==> flow/design.v <==
module alu#(
  parameter WIDTH = 16
) (
  input [WIDTH-1:0] a,
  input [WIDTH-1:0] b,
  input cond,
  input [5:0] sel,
  output [WIDTH-1:0] out
);
assign out = alu(a, b, cond, sel);
function [WIDTH-1:0] alu(
  input [WIDTH-1:0] a,
  input [WIDTH-1:0] b,
  input cond,
  input [5:0] sel);
begin
  logic [WIDTH-1:0] add;
  logic [WIDTH:0] sub;
  logic of;
  logic zf;
  logic sf;  
  logic lt;  
  logic cf;  
  logic signed [WIDTH-1:0] sb;
  add = b + a;
  sub = b - a;
  of = is_overflow(a[15], b[15], sub[15]);
  zf = sub == {WIDTH{1'b0}};
  sf = sub[15];
  lt = sf ^ of;
  cf = sub[16];
  sb = b;
  casex (sel)
    6'b0000xx: alu = a + sel[1:0];
    6'b000100: alu = ~a;
    6'b0001x1: alu = a ^ 16'h8000;
    6'b000110: alu = a | (a[7] ? 16'hff00 : 16'd0);
    6'b001xxx: alu = b;
    6'b010000: alu = b & a;
    6'b010001: alu = b | a;
    6'b01001x: alu = b ^ a;
    6'b010100: alu = b >> a;
    6'b010101: alu = sb >>> a;
    6'b010110: alu = b << a;
    6'b100000: alu = add;
    6'b100001: alu = sub;
    6'b100010: alu = b * a;
    6'b101000: alu = {{WIDTH-1{1'b0}}, zf};
    6'b101001: alu = {{WIDTH-1{1'b0}}, ~zf};
    6'b101010: alu = lt;
    6'b101011: alu = lt | zf;
    6'b101100: alu = cf;
    6'b101101: alu = cf | zf;
    6'b11xxx0: alu = cond ? a : add;
    6'b11xxx1: alu = cond ? add : a;
    default:   alu = {WIDTH{1'b0}};
  endcase
end
endfunction
function is_overflow(input a, input b, input b_sub_a);
begin
  is_overflow = (b & ~a & ~b_sub_a) | (~b & a & b_sub_a);
end
endfunction
endmodule
module stack#(
  parameter WIDTH = 16,
  parameter DEPTH = 16
) (
  input rst,
  input clk,
  input pop,
  input push,
  input load,
  input [WIDTH-1:0] data_in,
  output [WIDTH-1:0] data0,
  output [WIDTH-1:0] data1
);
logic [WIDTH-1:0] data[0:DEPTH-1];
assign data0 = data[0];
assign data1 = data[1];
integer i;
always @(posedge clk, posedge rst) begin
  if (rst)
    for (i = 0; i < DEPTH; i = i+1) data[i] <= {WIDTH{1'b0}};
  else begin
    if (load)
      data[0] <= data_in;
    else if (pop)
      data[0] <= data[1];
    else if (push)
      data[0] <= {WIDTH{1'b0}};
    if (pop) begin
      for (i = 1; i < DEPTH-1; i = i+1) data[i] <= data[i + 1];
      data[DEPTH-1] <= {WIDTH{1'b0}};
    end
    else if (push) begin
      for (i = 1; i < DEPTH; i = i+1) data[i] <= data[i - 1];
    end
  end
end
endmodule
module signalizer(
  input rst,
  input clk,
  output phase_decode,
  output phase_exec,
  output phase_rdmem,
  output phase_fetch
);
logic reg1, reg2;
assign phase_decode = ~reg1 & ~reg2;
assign phase_exec   =  reg1 & ~reg2;
assign phase_rdmem  =  reg1 &  reg2;
assign phase_fetch  = ~reg1 &  reg2;
always @(posedge clk, posedge rst) begin
  if (rst) begin
    reg1 <= 1'b1;
    reg2 <= 1'b1;
  end else begin
    reg1 <= ~reg2;
    reg2 <= reg1;
  end
end
endmodule
module decoder(
  input [17:0] insn,
  output sign,
  output [15:0] imm_mask,
  output [2:0] src_a,
  output [1:0] src_b,
  output [5:0] alu_sel,
  output wr_stk1,
  output pop,
  output push,
  output load_stk,
  output load_fp,
  output load_gp,
  output load_ip,
  output load_isr,
  output cpop,
  output cpush,
  output byt,
  output dmem_ren,
  output dmem_wen,
  output set_ien, clear_ien,
  output call,
  output pmem_wenh, pmem_wenl
);
assign imm_mask = calc_imm_mask(insn[17:14]);
assign {sign, src_a, src_b, alu_sel,
  load_stk, load_fp, load_gp, load_ip, load_isr,
  push, pop, cpush, cpop,
  wr_stk1, byt, dmem_ren, dmem_wen,
  set_ien, clear_ien, call, pmem_wenh, pmem_wenl} = decode(insn);
function [29:0] decode(input [17:0] insn);
  logic sign;
  logic [2:0] src_a;
  logic [1:0] pp;
  logic [4:0] load;
  sign = insn[11];
  src_a = {1'b0, insn[13:12]};
  pp = insn[7:6];
  load = src_a === 3'h3;
  decode = 30'd0;
  casex (insn)
    18'b11_xxxx_xxxx_xxxx_xxxx:  
      decode = {1'b0, 3'h0, 2'h1,  6'h0f,     18'b10000_1000_0000_00_000};
    18'b00_00xx_xxxx_xxxx_xxxx:  
      decode = {sign, 3'h3,   2'h1,  6'h20,   18'b00010_0010_0000_00_100};
    18'b00_0100_xxxx_xxxx_xxxx:  
      decode = {sign, 3'h3,   2'h1,  6'h20,   18'b00010_0000_0000_00_000};
    18'b00_0101_xxxx_xxxx_xxxx:  
      decode = {sign, src_a, 2'h1,  6'h20,   18'b01000_0000_0000_00_000};
    18'b00_0110_xxxx_xxxx_xxxx:  
      decode = {sign, 3'h3,   2'h1,  6'h30,  18'b00010_0100_0000_00_000};
    18'b00_1000_xxxx_xxxx_xxxx:  
      decode = {1'b0, src_a, 2'h1,  6'h0f,     18'b10000_1000_0110_00_000};
    18'b00_10xx_xxxx_xxxx_xxxx:  
      decode = {1'b0, src_a, 2'h1,  6'h20,   18'b10000_1000_0110_00_000};
    18'b00_1100_xxxx_xxxx_xxxx:  
      decode = {1'b0, src_a, 2'h1,  6'h0f,     18'b00000_0100_0101_00_000};
    18'b00_11xx_xxxx_xxxx_xxxx:  
      decode = {1'b0, src_a, 2'h1,  6'h20,   18'b00000_0100_0101_00_000};
    18'b01_0000_xxxx_xxxx_xxx0:  
      decode = {1'b0, src_a, 2'h1,  6'h0f,     18'b10000_1000_0010_00_000};
    18'b01_00xx_xxxx_xxxx_xxx0:  
      decode = {1'b0, src_a, 2'h1,  6'h20,   18'b10000_1000_0010_00_000};
    18'b01_0000_xxxx_xxxx_xxx1:  
      decode = {1'b0, src_a, 2'h1,  6'h0f,     18'b00000_0100_0001_00_000};
    18'b01_00xx_xxxx_xxxx_xxx1:  
      decode = {1'b0, src_a, 2'h1,  6'h20,   18'b00000_0100_0001_00_000};
    18'b01_01xx_xxxx_xxxx_xxxx:  
      decode = {1'b0, src_a, 2'h1,  6'h20,   18'b10000_1000_0000_00_000};
    18'b01_11xx_0xxx_xxxx_xxxx:  
      decode = {1'b0, 3'h0, 2'h0, insn[5:0],  18'b10000_0000_0000_00_000 | (pp << 11)};
    18'b01_11xx_1xxx_xx00_0x00:  
      decode = {1'b0, 3'h4, 2'h1,  6'h00,     18'b00010_0001_0000_00_000};
    18'b01_11xx_1xxx_xx00_0x01:  
      decode = {1'b0, 3'h0, 2'h1,  6'h00,     18'b00010_0110_0000_00_100};
    18'b01_11xx_1xxx_xx00_0x10:  
      decode = {1'b0, 3'h4, 2'h1,  6'h00,     18'b01000_0001_0000_00_000};
    18'b01_11xx_1xxx_xx00_0x11:  
      decode = {1'b0, 3'h1,   2'h1,  6'h00,     18'b00000_0010_0000_00_000};
    18'b01_11xx_1xxx_xx00_10x0:  
      decode = {1'b0, 3'h0, 2'h1,  6'h00,     18'b10000_0000_0010_00_000};
    18'b01_11xx_1xxx_xx00_1100:  
      decode = {1'b0, 3'h0, 2'h1,  6'h00,     18'b10000_0100_1001_00_000};
    18'b01_11xx_1xxx_xx00_1110:  
      decode = {1'b0, 3'h0, 2'h1,  6'h00,     18'b00000_0100_1001_00_000};
    18'b01_11xx_1xxx_xx00_10x1:  
      decode = {1'b0, 3'h0, 2'h1,  6'h00,     18'b10000_0000_0110_00_000};
    18'b01_11xx_1xxx_xx00_1101:  
      decode = {1'b0, 3'h0, 2'h1,  6'h00,     18'b10000_0100_1101_00_000};
    18'b01_11xx_1xxx_xx00_1111:  
      decode = {1'b0, 3'h0, 2'h1,  6'h00,     18'b00000_0100_1101_00_000};
    18'b01_11xx_1xxx_xxx1_xx0x:  
      decode = {1'b0, 3'h3,   2'h2,  6'h0f,     18'b00010_0010_0000_00_000};
    18'b01_11xx_1xxx_xxx1_xx1x:  
      decode = {1'b0, 3'h4, 2'h1,  6'h00,     18'b00010_0001_0000_10_000};
    18'b01_11xx_1xxx_xx1x_x000:  
      decode = {1'b0, 3'h0, 2'h1,  6'h00,     18'b01000_0100_0000_00_000};
    18'b01_11xx_1xxx_xx1x_x001:  
      decode = {1'b0, 3'h0, 2'h1,  6'h00,     18'b00100_0100_0000_00_000};
    18'b01_11xx_1xxx_xx1x_x010:  
      decode = {1'b0, 3'h0, 2'h1,  6'h00,     18'b00001_0100_0000_00_000};
    18'b01_11xx_1xxx_xx1x_x100:  
      decode = {1'b0, 3'h0, 2'h1,  6'h00,     18'b10000_0100_1000_00_010};
    18'b01_11xx_1xxx_xx1x_x101:  
      decode = {1'b0, 3'h0, 2'h1,  6'h00,     18'b10000_0100_1000_00_001};
  endcase
endfunction
function [15:0] calc_imm_mask(input [3:0] op);
begin
  casex (op)
    4'b11xx: calc_imm_mask = 16'hffff;  
    4'b0000: calc_imm_mask = 16'h3fff;  
    4'b0100: calc_imm_mask = 16'h0ffe;  
    default: calc_imm_mask = 16'h0fff;  
  endcase
end
endfunction
endmodule
module signals(
  input rst,
  input clk,
  input irq,
  input [17:0] insn,
  output sign,
  output [15:0] imm_mask,
  output [2:0] src_a_sel,
  output [1:0] src_b_sel,
  output [5:0] alu_sel,
  output wr_stk1,
  output pop,
  output push,
  output load_stk,
  output load_fp,
  output load_gp,
  output load_ip,
  output load_insn,
  output load_isr,
  output cpop,
  output cpush,
  output byt,
  output dmem_ren,
  output dmem_wen,
  output set_ien, clear_ien,
  output [1:0] phase,
  output pmem_wenh, pmem_wenl
);
logic src_a_fp, src_a_gp, src_a_ip, src_a_cstk;
assign src_a_sel = src_a_fp ? 3'h1
                   : src_a_gp ? 3'h2
                   : src_a_ip ? 3'h3
                   : src_a_cstk ? 3'h4
                   : 3'h0;
assign src_a_fp = phase_half & (insn_src_a === 3'h1) & ~irq_pend;
assign src_a_gp = phase_half & (insn_src_a === 3'h2) & ~irq_pend;
assign src_a_ip = ~phase_half | (insn_src_a === 3'h3) | irq_pend | (insn_call & phase_decode);
assign src_a_cstk = phase_half & (insn_src_a === 3'h4) & ~irq_pend;
assign src_b_sel = irq_pend ? 2'h2 : insn_src_b;
assign alu_sel = phase_exec ? (irq_pend ? 6'h0f : insn_alu_sel) : phase_fetch ? 6'h01 : 6'h00;
assign pop = (insn_pop & ~irq_pend) & phase_exec;
assign push = (insn_push & ~irq_pend) & (insn_dmem_ren ? phase_rdmem : phase_exec);
assign load_stk = (insn_stk & ~irq_pend) & (insn_dmem_ren ? phase_rdmem : phase_exec);
assign load_fp = (insn_fp & ~irq_pend) & phase_exec;
assign load_gp = (insn_gp & ~irq_pend) & phase_exec;
assign load_ip = reload_ip | (phase_fetch & ~irq  );
assign load_insn = phase_fetch;
assign load_isr = (insn_isr & ~irq_pend) & phase_exec;
assign cpop = (insn_cpop & ~irq_pend) & phase_exec;
assign cpush = (insn_cpush | irq_pend) & phase_decode;
assign byt = (insn_byt & ~irq_pend);
assign dmem_ren = phase_rdmem & insn_dmem_ren;
assign dmem_wen = (insn_dmem_wen & ~irq_pend) & phase_exec;
assign set_ien = (insn_set_ien & ~irq_pend) & phase_exec;
assign clear_ien = (insn_clear_ien | irq_pend) & phase_exec;
assign phase = phase_decode ? 2'd0
             : phase_exec ? 2'd1
             : phase_rdmem ? 2'd2 : 2'd3;
assign pmem_wenh = (insn_pmem_wenh & ~irq_pend) & phase_exec;
assign pmem_wenl = (insn_pmem_wenl & ~irq_pend) & phase_exec;
logic phase_decode, phase_exec, phase_rdmem, phase_fetch, irq_pend;
signalizer signalizer(.*);
logic [2:0] insn_src_a;
logic [1:0] insn_src_b;
logic [5:0] insn_alu_sel;
logic insn_pop, insn_push, insn_stk, insn_fp, insn_gp, insn_ip, insn_isr,
  insn_cpop, insn_cpush, insn_byt, insn_dmem_ren, insn_dmem_wen,
  insn_set_ien, insn_clear_ien, insn_call, insn_pmem_wenh, insn_pmem_wenl;
decoder decoder(
  .insn(insn),
  .sign(sign),
  .imm_mask(imm_mask),
  .src_a(insn_src_a),
  .src_b(insn_src_b),
  .alu_sel(insn_alu_sel),
  .wr_stk1(wr_stk1),
  .pop(insn_pop),
  .push(insn_push),
  .load_stk(insn_stk),
  .load_fp(insn_fp),
  .load_gp(insn_gp),
  .load_ip(insn_ip),
  .load_isr(insn_isr),
  .cpop(insn_cpop),
  .cpush(insn_cpush),
  .byt(insn_byt),
  .dmem_ren(insn_dmem_ren),
  .dmem_wen(insn_dmem_wen),
  .set_ien(insn_set_ien),
  .clear_ien(insn_clear_ien),
  .call(insn_call),
  .pmem_wenh(insn_pmem_wenh),
  .pmem_wenl(insn_pmem_wenl)
);
logic reload_ip;
assign reload_ip = (insn_ip | irq_pend) & phase_exec;
logic phase_half;
assign phase_half = phase_decode | phase_exec;
always @(posedge rst, posedge clk) begin
  if (rst)
    irq_pend <= 1'b0;
  else if (phase_fetch)
    irq_pend <= irq;
end
endmodule
module cpu#(
  parameter CLOCK_HZ = 27_000_000
) (
  input  rst,
  input  clk,
  input  irq,
  output dmem_ren,  
  output dmem_wen,  
  output dmem_byt,  
  output [14-1:0] dmem_addr,
  input  [15:0] dmem_rdata,  
  output [15:0] dmem_wdata,  
  output pmem_wenh, pmem_wenl,
  output [14-1:0] pmem_addr,
  input  [17:0] pmem_rdata,  
  output [17:0] pmem_wdata   
);
logic sign, wr_stk1, pop, push,
  load_stk, load_fp, load_gp, load_ip, load_isr, cpop, cpush,
  irq_masked, ien, set_ien, clear_ien, load_insn;
logic [2:0] src_a_sel;
logic [1:0] src_b_sel;
logic [1:0] phase;
logic [5:0] alu_sel;
logic [15:0] stack0, stack1, stack_in, cstack0,
             alu_out, src_a, src_b, imm_mask, dmem_wdata_raw;
logic [15:0] fp, gp, ip, isr;
logic [14-1:0] dmem_addr_d;
logic [17:0] insn;
assign src_a = src_a_sel === 3'h1   ? fp
             : src_a_sel === 3'h2   ? gp
             : src_a_sel === 3'h3   ? ip
             : src_a_sel === 3'h4 ? cstack0
             : stack0;
assign src_b = src_b_sel === 2'd0 ? stack1
               : src_b_sel === 2'd1 ? mask_imm(insn[15:0], imm_mask, sign)
               : isr;
assign stack_in = dmem_ren ? byte_format(dmem_rdata, dmem_byt, dmem_addr_d[0]) : alu_out;
assign dmem_addr = alu_out[14-1:0];
assign dmem_wdata_raw = wr_stk1 ? stack1 : stack0;
assign dmem_wdata = dmem_addr[0] ? {dmem_wdata_raw[7:0], 8'd0} : dmem_wdata_raw;
assign pmem_addr = alu_out[14-1:0];
assign pmem_wdata = {dmem_wdata_raw[1:0], dmem_wdata_raw};
assign irq_masked = ien & irq;
alu alu(
  .a(src_a),
  .b(src_b),
  .cond(stack0[0]),
  .sel(alu_sel),
  .out(alu_out)
);
stack stack(
  .rst(rst),
  .clk(clk),
  .pop(pop),
  .push(push),
  .load(load_stk),
  .data_in(stack_in),
  .data0(stack0),
  .data1(stack1)
);
stack cstack(
  .rst(rst),
  .clk(clk),
  .pop(cpop),
  .push(cpush),
  .load(cpush),
  .data_in(alu_out),
  .data0(cstack0)
);
signals signals(
  .rst(rst),
  .clk(clk),
  .irq(irq_masked),
  .insn(insn),
  .sign(sign),
  .imm_mask(imm_mask),
  .src_a_sel(src_a_sel),
  .src_b_sel(src_b_sel),
  .alu_sel(alu_sel),
  .wr_stk1(wr_stk1),
  .pop(pop),
  .push(push),
  .load_stk(load_stk),
  .load_fp(load_fp),
  .load_gp(load_gp),
  .load_ip(load_ip),
  .load_insn(load_insn),
  .load_isr(load_isr),
  .cpop(cpop),
  .cpush(cpush),
  .byt(dmem_byt),
  .dmem_ren(dmem_ren),
  .dmem_wen(dmem_wen),
  .set_ien(set_ien),
  .clear_ien(clear_ien),
  .phase(phase),
  .pmem_wenh(pmem_wenh),
  .pmem_wenl(pmem_wenl)
);
always @(posedge clk, posedge rst) begin
  if (rst)
    fp <= 16'h4000;
  else if (load_fp)
    fp <= alu_out;
end
always @(posedge clk, posedge rst) begin
  if (rst)
    gp <= 16'h0100;
  else if (load_gp)
    gp <= alu_out;
end
always @(posedge clk, posedge rst) begin
  if (rst)
    ip <= 16'h0;
  else if (load_ip)
    ip <= alu_out;
end
always @(posedge clk, posedge rst) begin
  if (rst)
    isr <= 16'd0;
  else if (load_isr)
    isr <= alu_out;
end
always @(posedge clk, posedge rst) begin
  if (rst)
    insn <= 18'd0;
  else if (load_insn)
    insn <= pmem_rdata;
end
always @(posedge clk, posedge rst) begin
  if (rst)
    dmem_addr_d <= 14'd0;
  else
    dmem_addr_d <= dmem_addr;
end
always @(posedge clk, posedge rst) begin
  if (rst)
    ien <= 1'b1;
  else if (set_ien)
    ien <= 1'b1;
  else if (clear_ien)
    ien <= 1'b0;
end
function [15:0] byte_format(input [15:0] val16, input dmem_byt, input addr1);
begin
  if (~dmem_byt)
    byte_format = val16;
  else begin
    if (addr1)
      byte_format = val16 >> 8;
    else
      byte_format = val16 & 16'h00ff;
  end
end
endfunction
function [15:0] mask_imm(input [15:0] imm16, input [15:0] imm_mask, input sign);
begin
  logic [5:0] sign_bits;
  logic [15:0] masked;
  sign_bits = 6'b111111 ^ imm_mask[15:10];
  masked = imm16 & imm_mask;
  mask_imm = sign ? (masked | (sign_bits << 10)) : masked;
end
endfunction
endmodule
== From RTL to reports: cpu ==
What the tools print for cpu, step after step.
Line numbers count from 1 in the design file above.
Operators carry their Yosys type and port widths (W data, S select, Z words).
Cell names lack the library's common part.
The mark -- stands for no value.
Design
  design top: cpu
  clock port: clk
  standard-cell library: sky130hd
  library corner: tt_025C_1v80

== Elaborated design ==
Yosys after proc, flatten, opt, wreduce and memory -nomap, before mapping. Print and check cells are not counted. Equal cells are merged and count once.
Bit counts
  input port bits: 37
  flip-flop bits (word level): 599
  elaborated cells: 291
  output and inout bits: 67
Operators by class
  add/subtract/negate cells: 3
  shift operators: 3
  reduce/logical cells: 7
  muxes and demuxes: 99
  eq/ne operators: 63
  bitwise logic cells: 73
  $mul: 1
Operator list (count)
  $mux W16: 79
  $pmux W29 S15: 1
  $pmux W16 S22: 1
  $mul A16 B16 Y16: 1
  $pmux W30 S6: 1
  $pmux W29 S2: 3
  $pmux W25 S5: 1
  $eq A10 B9 Y1 const B: 6
  $eq A6 B6 Y1 const B: 9
  $or A16 B16 Y16: 3
  $pmux W16 S3: 1
  $eq A9 B8 Y1 const B: 5
  $and A1 B1 Y1: 44
  $eq A11 B10 Y1 const B: 4
  $and A16 B16 Y16: 2
  $eq A6 B3 Y1 const B: 5
  $eq A6 B5 Y1 const B: 5
  $eq A7 B6 Y1 const B: 4
  $eq A5 B4 Y1 const B: 4
  $sub A16 B16 Y17: 1
  $logic_not A17 Y1: 1
  $add A16 B16 Y16: 1
  $xor A16 B16 Y16: 1
  $shl A16 B16 Y16: 1
  $shr A16 B16 Y16: 1
  $sshr A16 B16 Y16: 1
  $add A16 B2 Y16: 1
  $not A16 Y16: 1
Other operator kinds: 23; their cells: 61.

== Logic depth ==
Yosys ltp: most cells in a row. Word level: on the elaborated netlist, between registers, memories and ports. Mapped: between sequential cells and ports; inverters and the memories' decode and read muxes count.
Logic depth
  word-level depth: 28
  ABC_AREA: 0
  depth in mapped cells: 39

== Mapped cells and area ==
Yosys stat after the flow's synthesis: flattened, memories mapped to cells. It holds for the ABC_AREA given above (unset counts as 0); a run with the other value may have another netlist.
Cell types (count)
  dfrtp_1: 594
  nand2_1: 1001
  mux2i_1: 282
  o21ai_0: 356
  nor2_1: 444
  fa_1: 83
  a31oi_1: 255
  ha_1: 84
  clkbuf_1: 247
  a21oi_1: 151
  inv_1: 175
  mux2_2: 51
  xnor2_1: 45
  buf_4: 40
  nand3_1: 60
  nor3_1: 60
  a211oi_1: 32
  a21o_1: 26
Other cell types: 97; their cells: 545.
Mapped netlist
  mapped cells: 4531
  flip-flops: 599
  buffer cells: 358
  area of sequential cells: 14995.6 um2
  chip area (Yosys): 38298.0 um2
The figures by module come from a second, unflattened synthesis with its own total; it is not the netlist above.
Second synthesis, totals
  cells (unflattened synthesis): 4184
  area (unflattened synthesis): 39452.8 um2
Each row is one instance without its submodules.
By module
  stack: cells 1112, seq. area 6406.1 um2, area 11905.2 um2, times used 2
  alu: cells 1247, seq. area 0.0 um2, area 8916.1 um2, times used 1
  cpu: cells 524, seq. area 2105.8 um2, area 5519.0 um2, times used 1
  decoder: cells 130, seq. area 0.0 um2, area 783.3 um2, times used 1
  signals: cells 51, seq. area 25.0 um2, area 337.8 um2, times used 1
  signalizer: cells 8, seq. area 52.6 um2, area 86.3 um2, times used 1

== Worst setup path after synthesis ==
OpenSTA on the mapped netlist: ideal clock, no wires. The path of least setup slack (recovery checks aside). Input and output delay are each 20% of the period. Register names are those of the netlist, which keeps one name where synthesis merged equal registers.
Timing path after synthesis
  kind: flip-flop to output port
  start: register insn[15]
  end: output dmem_addr[9]
  required time: 9.200 ns
  driving pins on the path: 38
  setup slack: 1.149 ns
  arrival: 8.051 ns
  clock period: 11.5 ns
  path delay: 8.051 ns
  synthesis period reached: 10.351 ns
"path delay" = arrival - input delay + setup time.
A path that ends at an output port has no setup time.
"driving pins on the path": output pins that drive a net of the path, with the launching flip-flop's if there is one; two outputs of one cell count as two.
"synthesis period reached" is the clock period less the worst setup slack; recovery checks do not enter. This is arithmetic on one report: input and output delays are still those of the set period (20% each).
Between the ends stands the longest chain of elaborated cells between them, by number of cells; it is not shown to be the way that was timed. Of several equally long chains one is given.
A line is the first line of the expression or statement that the cell stems from. Yosys adds cells for indexed reads and writes and turns some case tables into memories.
On the way, after synthesis
  path through: dfrtp_1 buf_6 nor3b_1 a32o_1 o2bb2ai_1 nand4_2 o32ai_1 a31oi_4 inv_2 buf_2 buf_2 buf_2 buf_2 buf_2 nor2_1 fa_1 inv_1 fa_1 [... 2 more ...] inv_1 fa_1 fa_1 fa_1 inv_1 ha_1 o21ai_0 nand2b_1 xnor2_1 nor2_1 a221oi_1 o2111ai_1 a21oi_1 a21bo_2 a211oi_1 and2_1 inv_1 buf_4
  cells in the longest elaborated chain: 21
RTL lines, path after synthesis
  start, declared: line 377  | logic [17:0] insn;
  start, assigned: line 475  | insn <= 18'd0;
  start, assigned: line 477  | insn <= pmem_rdata;
  $eq A7 B6 Y1: line 166  | casex (insn)
  $pmux W29 S15: line 166
  $pmux W29 S2 x3: line 166
  $pmux W30 S6: line 166
  $eqx A3 B3 Y1: line 281  | assign src_a_cstk = phase_half & (insn_src_a === 3'h4) & ~irq_pend;
  $and A1 B1 Y1 x2: line 281
  $mux W3: line 276  | : src_a_cstk ? 3'h4
  [... 4 more ...]
  $mux W16: line 381  | : src_a_sel === 3'h4 ? cstack0
  $mux W16: line 380  | : src_a_sel === 3'h3   ? ip
  $mux W16: line 379  | : src_a_sel === 3'h2   ? gp
  $mux W16: line 378  | assign src_a = src_a_sel === 3'h1   ? fp
  $add A16 B16 Y16: line 25  | add = b + a;
  $mux W16: line 55  | 6'b11xxx1: alu = cond ? add : a;
  $pmux W16 S22: line 33  | casex (sel)
  end, declared: line 358  | output [14-1:0] dmem_addr,
Nets of the timed path that keep an RTL name, with a line that drives or declares them; the list need not be complete.
Named nets, after synthesis (line)
  alu.out[9]: 33

== Timing after layout ==
Path of least setup slack in the final report of job 1 (OpenROAD, finished layout, wires in). Where an end is a register, its clock arrival counts in the times.
Timing path after layout
  kind: flip-flop to output port
  start: register insn[17]
  end: output pmem_addr[13]
  required time: 8.96 ns
  driving pins on the path: 37
  arrival: 8.41 ns
  setup slack: 0.55 ns
  clock period: 11.2 ns
Between the ends stands the longest chain of elaborated cells between them, by number of cells; it is not shown to be the way that was timed. Of several equally long chains one is given.
On the way, after layout
  path through: dfrtp_2 buf_4 or2_1 o31ai_4 buf_4 a211oi_4 buf_6 nor3_4 o21ai_2 o311a_4 buf_4 inv_4 buf_4 nor2_4 fa_1 inv_1 fa_1 inv_1 ha_2 inv_2 fa_1 fa_1 fa_1 inv_2 ha_4 nor2_4 a21oi_4 buf_4 nand4_1 and4b_1 xnor2_1 buf_4 a221oi_2 buf_4 o2111ai_2 a221o_2 buf_6
  cells in the longest elaborated chain: 21
RTL lines, path after layout
  start, declared: line 377  | logic [17:0] insn;
  start, assigned: line 475  | insn <= 18'd0;
  start, assigned: line 477  | insn <= pmem_rdata;
  $eq A7 B6 Y1: line 166  | casex (insn)
  $pmux W29 S15: line 166
  $pmux W29 S2 x3: line 166
  $pmux W30 S6: line 166
  $eqx A3 B3 Y1: line 281  | assign src_a_cstk = phase_half & (insn_src_a === 3'h4) & ~irq_pend;
  $and A1 B1 Y1 x2: line 281
  $mux W3: line 276  | : src_a_cstk ? 3'h4
  [... 4 more ...]
  $mux W16: line 381  | : src_a_sel === 3'h4 ? cstack0
  $mux W16: line 380  | : src_a_sel === 3'h3   ? ip
  $mux W16: line 379  | : src_a_sel === 3'h2   ? gp
  $mux W16: line 378  | assign src_a = src_a_sel === 3'h1   ? fp
  $add A16 B16 Y16: line 25  | add = b + a;
  $mux W16: line 55  | 6'b11xxx1: alu = cond ? add : a;
  $pmux W16 S22: line 33  | casex (sel)
  end, declared: line 362  | output [14-1:0] pmem_addr,

Hand-over note for cpu

Flow measurements of cpu on sky130hd: 2 stored runs with different settings, listed in no order. Input and output delays are each 20% of the period that was set; the output load is 0.01 pF.
"achieved clock period (ns)" means the clock period less the worst setup slack. The figure is calculated, with input and output delays left at 20% of the set period.
"worst setup path time (ns)" = time allowed to the worst setup path (clock period - input delay - output delay, where it has them) - its slack; a late launch clock adds to it, a late capture clock takes from it.
"finish__power__total" is the tool's figure for a default switching activity; nothing was simulated.

settings of job 1
{
  "CORE_UTILIZATION": 40,
  "SETUP_SLACK_MARGIN": 0.68,
  "period_ns": 11.2,
  "CAP_MARGIN": 20,
  "CORE_MARGIN": 2,
  "SLEW_MARGIN": 20
}
report of job 1
yosys chip area after synthesis (um^2): 38298.0
finish__design__die__area: 98235.2
finish__design__instance__area__stdcell: 45179.6
finish__design__instance__utilization: 0.4755
finish__timing__setup__ws: 0.551
finish__timing__setup__tns: 0.000
finish__timing__hold__ws: 0.463
finish__power__total: 1.605e-02
achieved clock period (ns): 10.649
worst setup path time (ns): 8.41
worst setup path kind: flip-flop to output port

settings of job 2
{
  "ABC_AREA": 1,
  "CELL_PAD_IN_SITES_GLOBAL_PLACEMENT": 3,
  "CORE_UTILIZATION": 32,
  "CTS_CLUSTER_SIZE": 55,
  "GPL_TIMING_DRIVEN": 0,
  "SETUP_SLACK_MARGIN": 0.19,
  "SLEW_MARGIN": 35,
  "TNS_END_PERCENT": 40,
  "period_ns": 6.74,
  "CAP_MARGIN": 20,
  "CORE_MARGIN": 2
}
report of job 2
yosys chip area after synthesis (um^2): 39009.9
finish__design__die__area: 124715.0
finish__design__instance__area__stdcell: 49751.5
finish__design__instance__utilization: 0.4098
finish__timing__setup__ws: -3.341
finish__timing__setup__tns: -209.991
finish__timing__hold__ws: 0.378
finish__power__total: 3.029e-02
achieved clock period (ns): 10.081
worst setup path time (ns): 8.73
worst setup path kind: flip-flop to output port

End of note.
